==> flow/design.v <==
module alu_v(wire_clock, wire_reset, enable_alu, m2, m3, m4, opCode, FR_in, FR_out, useCarry, flagToShifthAndRot, dec);
   input  wire         wire_clock;
   input  wire         wire_reset;
   input  wire         enable_alu;
   output reg  [15:0]  m2;
   input  wire [15:0]  m3;
   input  wire [15:0]  m4;
   input  wire [5:0]   opCode;
   input  wire [15:0]  FR_in;
   output reg  [15:0]  FR_out;
   input  wire         useCarry;
   input  wire [2:0]   flagToShifthAndRot;
   input  wire         dec;
   reg [15:0]  m2_next;
   reg [15:0]  FR_next;
   reg         m2_we;
   reg [31:0]  temp;
   reg [15:0]  m3c;
   wire        cin = useCarry & FR_out[11];
   always @* begin
      m2_next = m2;
      FR_next = FR_out;
      m2_we   = 1'b0;
      temp    = 32'h00000000;
      m3c     = 16'h0000;
      casez(opCode)
        6'b000110: begin
           FR_next = FR_in;
        end
        6'b100000: begin
           temp = {16'h0000, m3} + {16'h0000, m4} + {31'h0, cin};
           FR_next[11] = (temp > 32'h0000ffff);
           m2_next = temp[15:0];
           m2_we = 1'b1;
           FR_next[12] = (temp[15:0] == 16'h0000);
        end
        6'b100001: begin
           temp = {16'h0000, m3} - {16'h0000, m4} + {31'h0, cin};
           m3c = m3 + {15'h0000, cin};
           m2_we = 1'b1;
           if(m4 > m3c) begin
              FR_next[6] = 1'b1;
              m2_next = 16'h0000;
           end
           else begin
              FR_next[6] = 1'b0;
              m2_next = temp[15:0];
           end
           FR_next[12] = (temp[15:0] == 16'h0000);
        end
        6'b100010: begin
           temp = m3 * m4;
           m2_next = temp[15:0];
           m2_we = 1'b1;
           FR_next[10] = (temp > 32'h0000ffff);
           FR_next[12] = (temp[15:0] == 16'h0000);
        end
        6'b100011: begin
           m2_we = 1'b1;
           if(m4 == 16'h0000) begin
              FR_next[9] = 1'b1;
              m2_next = 16'h0000;
           end
           else begin
              FR_next[9] = 1'b0;
              m2_next = m3 / m4;
           end
           FR_next[12] = (m2_next == 16'h0000);
        end
        6'b100101: begin
           m2_we = 1'b1;
           if(m4 == 16'h0000) begin
              FR_next[9] = 1'b1;
              m2_next = 16'h0000;
           end
           else begin
              FR_next[9] = 1'b0;
              m2_next = m3 % m4;
           end
           FR_next[12] = (m2_next == 16'h0000);
        end
        6'b100100: begin
           m2_we = 1'b1;
           if(dec == 1'b0) begin
              m2_next = m3 + 16'h0001;
              FR_next[12] = 1'b0;
           end
           else begin
              m2_next = m3 - 16'h0001;
              FR_next[12] = (m2_next == 16'h0000);
           end
        end
        6'b010110: begin
           if(m3 == m4) FR_next[15:13] = 3'b001;
           if(m3 <  m4) FR_next[15:13] = 3'b010;
           if(m3 >  m4) FR_next[15:13] = 3'b100;
        end
        6'b010010: begin
           m2_next = m3 & m4;
           m2_we = 1'b1;
           if(m2_next == 16'h0000) FR_next[12] = 1'b1;
        end
        6'b010011: begin
           m2_next = m3 | m4;
           m2_we = 1'b1;
           if(m2_next == 16'h0000) FR_next[12] = 1'b1;
        end
        6'b010100: begin
           m2_next = m3 ^ m4;
           m2_we = 1'b1;
           if(m2_next == 16'h0000) FR_next[12] = 1'b1;
        end
        6'b010101: begin
           m2_next = ~m3;
           m2_we = 1'b1;
           if(m2_next == 16'h0000) FR_next[12] = 1'b1;
        end
        6'b010000: begin
           m2_we = 1'b1;
           casez(flagToShifthAndRot)
             3'b10?: m2_next = ((m3 << m4) & 16'hffff) | (m3 >> (16'h000f - m4));
             3'b11?: m2_next = ((m3 >> (16'h0010 - m4)) | (m3 << m4)) & 16'hffff;
             3'b00?: m2_next = m3 << m4;
             default: m2_next = m3 >> m4;
           endcase
        end
        default: begin
        end
      endcase
   end
   always @(posedge wire_clock) begin
      if(wire_reset) begin
         FR_out <= 16'h0000;
      end
      else if(enable_alu) begin
         FR_out <= FR_next;
         if(m2_we) m2 <= m2_next;
      end
   end
endmodule
module control_unit_v(wire_clock, wire_reset, bus_RAM_DATA_IN, bus_RAM_DATA_OUT, bus_RAM_ADDRESS, wire_RW, bus_keyboard, videoflag, bus_vga_pos, bus_vga_char, enable_alu, FR_in_at_control, FR_out_at_control, opcode, useCarry, flagToShifthAndRot, useDec, m2, m3, m4, data_debug, led);
   input  wire        wire_clock;
   input  wire        wire_reset;
   input  wire [15:0] bus_RAM_DATA_IN;
   output reg  [15:0] bus_RAM_DATA_OUT;
   output reg  [15:0] bus_RAM_ADDRESS;
   output reg         wire_RW;
   input  wire [7:0]  bus_keyboard;
   output reg         videoflag;
   output reg  [15:0] bus_vga_pos;
   output reg  [15:0] bus_vga_char;
   output reg         enable_alu;
   input  wire [15:0] FR_in_at_control;
   output reg  [15:0] FR_out_at_control;
   output reg  [5:0]  opcode;
   output reg         useCarry;
   output reg  [2:0]  flagToShifthAndRot;
   output reg         useDec;
   input  wire [15:0] m2;
   output reg  [15:0] m3;
   output reg  [15:0] m4;
   output wire [15:0] data_debug;
   output wire [15:0] led;
   reg [2:0]   stage;
   reg         processing_instruction;
   reg [15:0]  IR;
   reg [15:0]  PC;
   reg [15:0]  Rn [0:7];
   reg [15:0]  END;
   reg [15:0]  SP;
   assign led = 16'h0000;
   assign data_debug = 16'h0000;
   wire [2:0]  ra = IR[9:7];
   wire [2:0]  rb = IR[6:4];
   wire [2:0]  rc = IR[3:1];
   wire [15:0] FR = FR_in_at_control;
   reg cond;
   always @* begin
      case(IR[9:6])
        4'b0000: cond = 1'b1;
        4'b0001: cond = FR[13];
        4'b0010: cond = ~FR[13];
        4'b0011: cond = FR[12];
        4'b0100: cond = ~FR[12];
        4'b0101: cond = FR[11];
        4'b0110: cond = ~FR[11];
        4'b0111: cond = FR[15];
        4'b1000: cond = FR[14];
        4'b1001: cond = FR[15] | FR[13];
        4'b1010: cond = FR[14] | FR[13];
        4'b1011: cond = FR[10];
        4'b1100: cond = ~FR[10];
        4'b1101: cond = FR[6];
        4'b1110: cond = FR[9];
        default: cond = 1'b0;
      endcase
   end
   always @(posedge wire_clock) begin
      if(wire_reset) begin
         wire_RW <= 1'b0;
         PC <= 16'h0000;
         SP <= 16'h7ffc;
         videoflag <= 1'b0;
         enable_alu <= 1'b0;
         Rn[1] <= 16'h0121;
         Rn[3] <= 16'h0241;
         stage <= 3'd1;
         processing_instruction <= 1'b0;
      end
      else begin
         stage <= stage + 3'd1;
         enable_alu <= 1'b0;
         if(processing_instruction == 1'b0) begin
            case(stage)
              3'd1: begin
                 bus_RAM_ADDRESS <= PC;
              end
              3'd2: begin
                 processing_instruction <= 1'b1;
                 IR <= bus_RAM_DATA_IN;
                 PC <= PC + 16'h0001;
                 stage <= 3'd1;
              end
              default: ;
            endcase
         end
         else begin
            casez(IR)
              16'b110000??????????: begin
                 case(stage)
                   3'd1: bus_RAM_ADDRESS <= PC;
                   3'd2: END <= bus_RAM_DATA_IN;
                   3'd3: bus_RAM_ADDRESS <= END;
                   3'd4: begin
                      PC <= PC + 16'h0001;
                      Rn[ra] <= bus_RAM_DATA_IN;
                      processing_instruction <= 1'b0;
                      stage <= 3'd1;
                   end
                   default: ;
                 endcase
              end
              16'b110001??????????: begin
                 case(stage)
                   3'd1: bus_RAM_ADDRESS <= PC;
                   3'd2: END <= bus_RAM_DATA_IN;
                   3'd3: bus_RAM_ADDRESS <= END;
                   3'd4: begin
                      wire_RW <= 1'b1;
                      bus_RAM_DATA_OUT <= Rn[ra];
                   end
                   3'd5: begin
                      PC <= PC + 16'h0001;
                      wire_RW <= 1'b0;
                      processing_instruction <= 1'b0;
                      stage <= 3'd1;
                   end
                   default: ;
                 endcase
              end
              16'b111101??????????: begin
                 case(stage)
                   3'd1: bus_RAM_ADDRESS <= Rn[ra];
                   3'd2: begin
                      wire_RW <= 1'b1;
                      bus_RAM_DATA_OUT <= Rn[rb];
                   end
                   3'd3: begin
                      wire_RW <= 1'b0;
                      processing_instruction <= 1'b0;
                      stage <= 3'd1;
                   end
                   default: ;
                 endcase
              end
              16'b111100??????????: begin
                 case(stage)
                   3'd1: bus_RAM_ADDRESS <= Rn[rb];
                   3'd2: begin
                      Rn[ra] <= bus_RAM_DATA_IN;
                      processing_instruction <= 1'b0;
                      stage <= 3'd1;
                   end
                   default: ;
                 endcase
              end
              16'b111000??????????: begin
                 case(stage)
                   3'd1: bus_RAM_ADDRESS <= PC;
                   3'd2: begin
                      Rn[ra] <= bus_RAM_DATA_IN;
                      PC <= PC + 16'h0001;
                      processing_instruction <= 1'b0;
                      stage <= 3'd1;
                   end
                   default: ;
                 endcase
              end
              16'b110011??????????: begin
                 case(stage)
                   3'd1: begin
                      casez(IR[1:0])
                        2'b?0: Rn[ra] <= Rn[rb];
                        2'b01: Rn[ra] <= SP;
                        2'b11: SP <= Rn[ra];
                      endcase
                   end
                   3'd2: begin
                      processing_instruction <= 1'b0;
                      stage <= 3'd1;
                   end
                   default: ;
                 endcase
              end
              16'b110010??????????: begin
                 case(stage)
                   3'd1: begin
                      bus_vga_pos <= Rn[rb];
                      bus_vga_char <= Rn[ra];
                   end
                   3'd2: begin
                      if(bus_vga_char[11:8] == 4'h0)
                        bus_vga_char <= Rn[ra] + 16'h0f00;
                      else if(bus_vga_char[11:8] == 4'hf)
                        bus_vga_char <= Rn[ra] - 16'h0f00;
                   end
                   3'd3: videoflag <= 1'b1;
                   3'd4: videoflag <= 1'b0;
                   3'd5: begin
                      processing_instruction <= 1'b0;
                      stage <= 3'd1;
                   end
                   default: ;
                 endcase
              end
              16'b110101??????????: begin
                 case(stage)
                   3'd1: Rn[ra] <= {8'h00, bus_keyboard};
                   3'd2: begin
                      processing_instruction <= 1'b0;
                      stage <= 3'd1;
                   end
                   default: ;
                 endcase
              end
              16'b000101??????????: begin
                 case(stage)
                   3'd1: bus_RAM_ADDRESS <= SP;
                   3'd2: begin
                      wire_RW <= 1'b1;
                      if(IR[6] == 1'b0)
                        bus_RAM_DATA_OUT <= Rn[ra];
                      else
                        bus_RAM_DATA_OUT <= FR;
                   end
                   3'd3: begin
                      wire_RW <= 1'b0;
                      processing_instruction <= 1'b0;
                      stage <= 3'd1;
                      SP <= SP - 16'h0001;
                   end
                   default: ;
                 endcase
              end
              16'b000110??????????: begin
                 case(stage)
                   3'd1: SP <= SP + 16'h0001;
                   3'd2: bus_RAM_ADDRESS <= SP;
                   3'd3: begin
                      if(IR[6] == 1'b0) begin
                         Rn[ra] <= bus_RAM_DATA_IN;
                      end
                      else begin
                         FR_out_at_control <= bus_RAM_DATA_IN;
                         opcode <= IR[15:10];
                         enable_alu <= 1'b1;
                      end
                   end
                   3'd6: begin
                      processing_instruction <= 1'b0;
                      stage <= 3'd1;
                   end
                   default: ;
                 endcase
              end
              16'b000100??????????: begin
                 case(stage)
                   3'd1: SP <= SP + 16'h0001;
                   3'd2: bus_RAM_ADDRESS <= SP;
                   3'd3: PC <= bus_RAM_DATA_IN;
                   3'd4: begin
                      PC <= PC + 16'h0001;
                      processing_instruction <= 1'b0;
                      stage <= 3'd1;
                   end
                   default: ;
                 endcase
              end
              16'b100000??????????, 16'b100001??????????, 16'b100010??????????,
              16'b100011??????????, 16'b100101??????????, 16'b010010??????????,
              16'b010011??????????, 16'b010100??????????, 16'b010101??????????,
              16'b100100??????????, 16'b010110??????????, 16'b010000??????????: begin
                 case(stage)
                   3'd1: begin
                      opcode <= IR[15:10];
                      enable_alu <= 1'b1;
                      casez(IR[15:10])
                        6'b100100: begin
                           m3 <= Rn[ra];
                           useDec <= IR[6];
                        end
                        6'b010110: begin
                           m3 <= Rn[ra];
                           m4 <= Rn[rb];
                        end
                        6'b010101: begin
                           m3 <= Rn[rb];
                        end
                        6'b010000: begin
                           m3 <= Rn[ra];
                           m4 <= {12'h000, IR[3:0]};
                           flagToShifthAndRot <= IR[6:4];
                        end
                        6'b10000?: begin
                           m3 <= Rn[rb];
                           m4 <= Rn[rc];
                           useCarry <= IR[0];
                        end
                        default: begin
                           m3 <= Rn[rb];
                           m4 <= Rn[rc];
                        end
                      endcase
                   end
                   3'd6: begin
                      if(IR[15:10] == 6'b010110)
                        bus_vga_char <= FR;
                      else
                        Rn[ra] <= m2;
                      if(IR[15:10] == 6'b010100)
                        bus_vga_char <= m2;
                      processing_instruction <= 1'b0;
                      stage <= 3'd1;
                   end
                   default: ;
                 endcase
              end
              16'b000010??????????: begin
                 case(stage)
                   3'd1: bus_RAM_ADDRESS <= PC;
                   3'd2: if(cond) PC <= bus_RAM_DATA_IN - 16'h0001;
                   3'd3: PC <= PC + 16'h0001;
                   3'd4: begin
                      processing_instruction <= 1'b0;
                      stage <= 3'd1;
                   end
                   default: ;
                 endcase
              end
              16'b000011??????????: begin
                 case(stage)
                   3'd1: bus_RAM_ADDRESS <= SP;
                   3'd2: begin
                      wire_RW <= 1'b1;
                      bus_RAM_DATA_OUT <= PC;
                   end
                   3'd3: wire_RW <= 1'b0;
                   3'd4: bus_RAM_ADDRESS <= PC;
                   3'd5: begin
                      if(cond) begin
                         PC <= bus_RAM_DATA_IN - 16'h0001;
                         SP <= SP - 16'h0001;
                      end
                   end
                   3'd6: PC <= PC + 16'h0001;
                   3'd7: begin
                      processing_instruction <= 1'b0;
                      stage <= 3'd1;
                   end
                   default: ;
                 endcase
              end
              default: begin
                 wire_RW <= 1'b0;
                 processing_instruction <= 1'b0;
                 stage <= 3'd1;
              end
            endcase
         end
      end
   end
endmodule
module  cpu_v(wire_clock, wire_reset, bus_RAM_DATA_IN,bus_RAM_DATA_OUT,bus_RAM_ADDRESS,wire_RW, bus_keyboard, videoflag, bus_vga_pos, bus_vga_char,data_debug, led);
   input wire         wire_clock;
   input wire         wire_reset;
   input wire [15:0]  bus_RAM_DATA_IN;
   output wire [15:0]  bus_RAM_DATA_OUT;
   output wire [15:0]  bus_RAM_ADDRESS;
   output wire         wire_RW;
   input  wire [7:0]  bus_keyboard;
   output wire         videoflag;
   output wire [15:0]  bus_vga_pos;
   output wire [15:0]  bus_vga_char;
   output wire [15:0]  data_debug;
   output wire [15:0]  led;
   wire [15:0]         m2;
   wire [15:0]         m3;
   wire [15:0]         m4;
   wire                enable_alu;
   wire [5:0]          opCode;
   wire                useCarry;
   wire                useDec;
   wire [15:0]         FR_in_at_control;
   wire [15:0]         FR_out_at_control;
   wire [2:0]          flagToShifthAndRot;
   alu_v alu_v_dut(wire_clock,wire_reset,enable_alu,m2,m3,m4,opCode,FR_out_at_control,FR_in_at_control,useCarry,flagToShifthAndRot,useDec);
   control_unit_v control_v_dut(wire_clock, wire_reset, bus_RAM_DATA_IN,bus_RAM_DATA_OUT,bus_RAM_ADDRESS,wire_RW, bus_keyboard, videoflag, bus_vga_pos, bus_vga_char,enable_alu,FR_in_at_control,FR_out_at_control,opCode,useCarry,flagToShifthAndRot,useDec,m2,m3,m4,data_debug, led);
endmodule
== Tool chain data of cpu_v ==
Tool output for the design above, in the order of the flow.
Line numbers count from 1 in the design file above.
Operators: Yosys type, input widths -> output width; for muxes data width and select width s.
Cell names lack the library's common part.
A cell with n/a has no value.

* Top: cpu_v
* Clock port: wire_clock
* Standard-cell library: sky130hd
* Corner: tt_025C_1v80

== Word level ==
Yosys after proc, flatten, opt, wreduce and memory -nomap, before mapping. Print and check cells are not counted.
Yosys's memory passes give these memory sizes; they may raise the number of words (mostly to a power of two), join words into wider ones and drop unused or constant bits.

* Add/subtract/negate cells: 16
* Multipliers: 1
* Div/mod/pow operators: 2
* Order comparisons: 5
* Equal/unequal tests: 104
* Shifts and indexed selects: 4
* Mux-type cells: 178
* Bitwise gates (word level): 25
* Reduce/logical cells: 71

{| class="wikitable"
|+ Operators by type and width
! operator !! count
|-
| $mux 16 || 78
|-
| $mul 16x16->32 || 1
|-
| $div 16x16->16 || 1
|-
| $mod 16x16->16 || 1
|-
| $pmux 16 s2 || 7
|-
| $logic_not 16->1 || 11
|-
| $pmux 16 s11 || 1
|-
| $pmux 16 s4 || 2
|-
| $eq 6x6->1 const B || 20
|-
| $pmux 16 s7 || 1
|-
| $pmux 16 s6 || 1
|-
| $pmux 16 s3 || 2
|-
| $eq 6x5->1 const B || 12
|-
| $gt 32x16->1 const B || 2
|-
| $mux 1 || 52
|-
| $add 16x1->16 const B || 3
|-
| $sub 16x1->16 const B || 3
|-
| $or 16x16->16 || 3
|-
| $shr 16x16->16 || 3
|-
| $mux 3 || 14
|-
| $add 16x1->16 || 2
|-
| $gt 16x16->1 || 2
|-
| $ne 2x1->1 const B || 16
|-
| $add 32x1->32 || 1
|-
| $eq 4x4->1 const B || 8
|-
| $reduce_and 5->1 || 5
|-
| $eq 6x3->1 const B || 4
|-
| $reduce_bool 11->1 || 2
|}

Other operator kinds: 62; their cells: 148.

* Bits in registers: 226
* Memory bits (writable): 128
* Word width x clocked read ports: 48
* Memories: 1
* Input port bits: 26
* Output and inout bits: 98
* Elaborated cells: 435

{| class="wikitable"
|+ Memories
! memory !! words !! width !! rd ports !! wr ports !! line !! text
|-
| control_v_dut.Rn || 8 || 16 || 3 || 2 || 168 || <nowiki>reg [15:0]  Rn [0:7];</nowiki>
|}

== Longest topological paths ==
Depth = most cells in a row (Yosys ltp): at word level without a register or memory, in the mapped netlist without a sequential cell, where the memories' decode and read muxes count.

* Depth after elaboration: 14
* ABC_AREA: 0
* Gate-level depth with buffers: 137
* Gate-level depth less buffers: 122

== After synthesis ==
Yosys stat after the flow's synthesis: flattened, memories mapped to cells. It holds for the ABC_AREA given above (unset counts as 0); a run with the other value may have another netlist.

* Standard cells after synthesis: 5090
* Cell area after synthesis: 43907.1 µm²
* Area of sequential cells: 10069.7 µm²
* Flip-flops: 362
* Buffer cells: 338

{| class="wikitable"
|+ Cells by type
! cell !! count !! total area (µm²)
|-
| edfxtp_1 || 282 || 8.47E+03
|-
| ha_1 || 360 || 4504.32
|-
| fa_1 || 207 || 4.14E+03
|-
| mux4_2 || 103 || 2.32E+03
|-
| nand2_1 || 525 || 1970.64
|-
| nor2_1 || 524 || 1.97E+03
|-
| a21oi_1 || 325 || 1626.56
|-
| dfxtp_1 || 80 || 1.6E+03
|-
| inv_1 || 373 || 1.4E+03
|-
| xnor2_1 || 137 || 1.2E+03
|-
| mux2i_1 || 113 || 1.13E+03
|-
| o21ai_0 || 208 || 1.04E+03
|-
| clkbuf_1 || 243 || 912.125
|-
| nor3_1 || 153 || 765.734
|-
| xor2_1 || 72 || 630.605
|-
| o211ai_1 || 73 || 548.026
|-
| nand3_1 || 106 || 530.509
|-
| mux2_2 || 47 || 529.258
|}

Not listed: further types 89, cells in them 1159.
The figures by module come from a second, unflattened synthesis with its own total; it is not the netlist above.

* Cell total of the unflattened synthesis: 5037
* Area (unflattened synthesis): 44088.5 µm²

Each row is one instance without its submodules.

{| class="wikitable"
|+ Modules
! module !! instances !! cells !! area (µm²) !! sequential area (µm²)
|-
| alu_v || 1 || 3240 || 23933.0 || 800.8
|-
| control_unit_v || 1 || 1797 || 20155.6 || 9298.9
|-
| cpu_v || 1 || 0 || 0.0 || 0.0
|}

== Worst setup path after synthesis ==
Source: OpenSTA report_checks on the synthesized netlist (no wires, ideal clock, input and output delay 20% of the period each), path of least setup slack; recovery checks are left aside. Register names are those of the netlist, which keeps one name where synthesis merged equal registers.

* Path type: register -> register
* Start: reg control_v_dut.m4[0]
* End: reg alu_v_dut.FR_out[12]
* Period: 32.0 ns
* Library setup time: 0.073 ns
* Launch time at the first pin: 0.000 ns
* Arrival: 27.353 ns
* Required time: 31.927 ns
* Slack: 4.574 ns
* Delay of the path: 27.426 ns
* Driving pins on the path: 120
* Buffers on the path: 13
* Synthesis period reached: 27.426 ns

"delay of the path" = arrival - input delay + setup time.
"driving pins on the path" counts driving pins, that of a launching flip-flop among them; a cell with two outputs on the path counts twice.
"synthesis period reached" is the clock period less the worst setup slack; recovery checks do not enter. This is arithmetic on one report: input and output delays are still those of the set period (20% each).
Between the ends stands the longest chain of elaborated cells between them, by number of cells; it is not shown to be the way that was timed. Of several equally long chains one is given.
A line is the first line of the expression or statement that the cell stems from. Yosys adds cells for indexed reads and writes and turns some case tables into memories.
At most two assigning lines are given for a register; there are more.

* Path through: edfxtp_1 clkbuf_1 inv_2 buf_1 ha_1 nor4b_1 nand4_1 nor2_1 nor2_1 ha_1 o21a_1 nor2_1 or4_1 nand2_1 ha_1 nand4_1 o32ai_4 nand2_2 (+84 left out) o2111a_1 a311o_1 a31o_2 clkbuf_1 clkbuf_1 nor2_1 nor2_1 ha_1 and3_1 and3_1 a211o_1 o22ai_1 nor2_1 a222oi_1 nand4_1 nor4_2 nand4b_1 o211ai_2
* Cells in the longest elaborated chain: 5
* Elaborated cells between the ends (all ways): 31
* Classes of those cells: add/sub: 4; mul: 1; div: 2; eq/ne: 3; mux: 8; logic: 3; reduce/logical: 10

{| class="wikitable"
|+ Ends and longest elaborated chain, post-synthesis
! item !! line !! text
|-
| start, declared || 161 || <nowiki>output reg  [15:0] m4;</nowiki>
|-
| start, assigned || 414 || <nowiki>m4 <= Rn[rb];</nowiki>
|-
| start, assigned || 421 || <nowiki>m4 <= {12'h000, IR[3:0]};</nowiki>
|-
| $mod 16x16->16 || 78 || <nowiki>m2_next = m3 % m4;</nowiki>
|-
| $mux 16 || 72 || <nowiki>if(m4 == 16'h0000) begin</nowiki>
|-
| $mux 16 || 26 || <nowiki>casez(opCode)</nowiki>
|-
| $logic_not 16->1 || 80 || <nowiki>FR_next[12] = (m2_next == 16'h0000);</nowiki>
|-
| $pmux 1 s11 || 26 ||
|-
| end, assigned || 133 || <nowiki>FR_out <= 16'h0000;</nowiki>
|-
| end, assigned || 136 || <nowiki>FR_out <= FR_next;</nowiki>
|-
| end, declared || 10 || <nowiki>output reg  [15:0]  FR_out;</nowiki>
|}

== Worst path after layout ==
Path of least setup slack in the final report of job 1 (OpenROAD, finished layout, wires in). Where an end is a register, its clock arrival counts in the times.

* Path type: register -> register
* Start: reg control_v_dut.m3[0]
* End: reg alu_v_dut.FR_out[12]
* Period: 32.0 ns
* Library setup time: 0.05 ns
* Launch time at the first pin: 0.61 ns
* Arrival: 30.98 ns
* Required time: 32.56 ns
* Slack: 1.58 ns
* Driving pins on the path: 117
* Buffers on the path: 3

Between the ends stands the longest chain of elaborated cells between them, by number of cells; it is not shown to be the way that was timed. Of several equally long chains one is given.
At most two assigning lines are given for a register; there are more.

* Path through: edfxtp_1 inv_1 ha_1 nor4b_1 nand4_2 nor2_1 nor2_1 ha_1 o21a_1 nor2_1 or4_1 nand2_1 ha_1 nand4_1 o32ai_4 nand2_2 nand2_1 nand2_1 (+81 left out) a21oi_1 nand3_1 o2111a_1 a311o_1 a31o_4 o21a_1 a31oi_1 ha_1 o21ai_0 o21a_1 a21oi_1 o22a_2 nor3_1 a222oi_1 nand4_1 nor4_2 nand4b_1 o211ai_2
* Cells in the longest elaborated chain: 5
* Elaborated cells between the ends (all ways): 37
* RTL lines with such cells: 24
* Classes of those cells: add/sub: 5; mul: 1; div: 2; eq/ne: 4; mux: 10; logic: 4; reduce/logical: 11

{| class="wikitable"
|+ Ends and longest elaborated chain, after layout
! item !! line !! text
|-
| start, declared || 160 || <nowiki>output reg  [15:0] m3;</nowiki>
|-
| start, assigned || 409 || <nowiki>m3 <= Rn[ra];</nowiki>
|-
| start, assigned || 413 || <nowiki>m3 <= Rn[ra];</nowiki>
|-
| $mod 16x16->16 || 78 || <nowiki>m2_next = m3 % m4;</nowiki>
|-
| $mux 16 || 72 || <nowiki>if(m4 == 16'h0000) begin</nowiki>
|-
| $mux 16 || 26 || <nowiki>casez(opCode)</nowiki>
|-
| $logic_not 16->1 || 80 || <nowiki>FR_next[12] = (m2_next == 16'h0000);</nowiki>
|-
| $pmux 1 s11 || 26 ||
|-
| end, assigned || 133 || <nowiki>FR_out <= 16'h0000;</nowiki>
|-
| end, assigned || 136 || <nowiki>FR_out <= FR_next;</nowiki>
|-
| end, declared || 10 || <nowiki>output reg  [15:0]  FR_out;</nowiki>
|}

==> runs of cpu_v <==
Stored flow runs of cpu_v (2 of them; Yosys, OpenROAD, sky130hd). They differ in their settings and are not a sequence. Constraints: input delay and output delay 20% of the set period each, output load 0.01 pF.
"critical path time" = time allowed to the worst setup path (clock period - input delay - output delay, where it has them) - its slack; a late launch clock adds to it, a late capture clock takes from it.
"power consumption": no workload was simulated; the value follows from the tool's default switching activity.

=== Job 1 ===
{| class="wikitable"
! Setting !! Value
|-
| CELL_PAD_IN_SITES_DETAIL_PLACEMENT || 2
|-
| CELL_PAD_IN_SITES_GLOBAL_PLACEMENT || 0
|-
| CORE_UTILIZATION || 40
|-
| CTS_CLUSTER_DIAMETER || 251
|-
| CTS_CLUSTER_SIZE || 38
|-
| GPL_ROUTABILITY_DRIVEN || 1
|-
| MAX_ROUTING_LAYER || met5
|-
| SLEW_MARGIN || 10
|-
| TNS_END_PERCENT || 80
|-
| period_ns || 32.0
|-
| CAP_MARGIN || 20
|-
| CORE_MARGIN || 2
|-
! Result !! Value
|-
| Post-route setup TNS || 0.000 ns
|-
| Critical path time || 30.42 ns
|-
| Critical path kind || register -> register
|-
| Power consumption || 1.421 mW
|-
| Post-layout utilization || 43.3 %
|-
| Synthesis area || 43907.1 µm²
|-
| Overall die area || 112433.0 µm²
|-
| Std-cell area (final layout) || 47159.0 µm²
|-
| Smallest setup slack || 1.577 ns
|}

=== Job 2 ===
{| class="wikitable"
! Setting !! Value
|-
| ABC_AREA || 0
|-
| CAP_MARGIN || 10
|-
| CELL_PAD_IN_SITES_GLOBAL_PLACEMENT || 1
|-
| CORE_ASPECT_RATIO || 0.59
|-
| CORE_MARGIN || 10
|-
| CORE_UTILIZATION || 38
|-
| CTS_CLUSTER_DIAMETER || 193
|-
| CTS_CLUSTER_SIZE || 32
|-
| GPL_ROUTABILITY_DRIVEN || 0
|-
| GPL_TIMING_DRIVEN || 0
|-
| MAX_ROUTING_LAYER || met4
|-
| PLACE_DENSITY_LB_ADDON || 0.07
|-
| SETUP_SLACK_MARGIN || 0.34
|-
| period_ns || 24.3
|-
| SLEW_MARGIN || 20
|-
! Result !! Value
|-
| Post-route setup TNS || -33.195 ns
|-
| Critical path time || 26.41 ns
|-
| Critical path kind || register -> register
|-
| Power consumption || 1.894 mW
|-
| Post-layout utilization || 47.1 %
|-
| Synthesis area || 43907.1 µm²
|-
| Overall die area || 130016.0 µm²
|-
| Std-cell area (final layout) || 53815.4 µm²
|-
| Smallest setup slack || -2.109 ns
|}
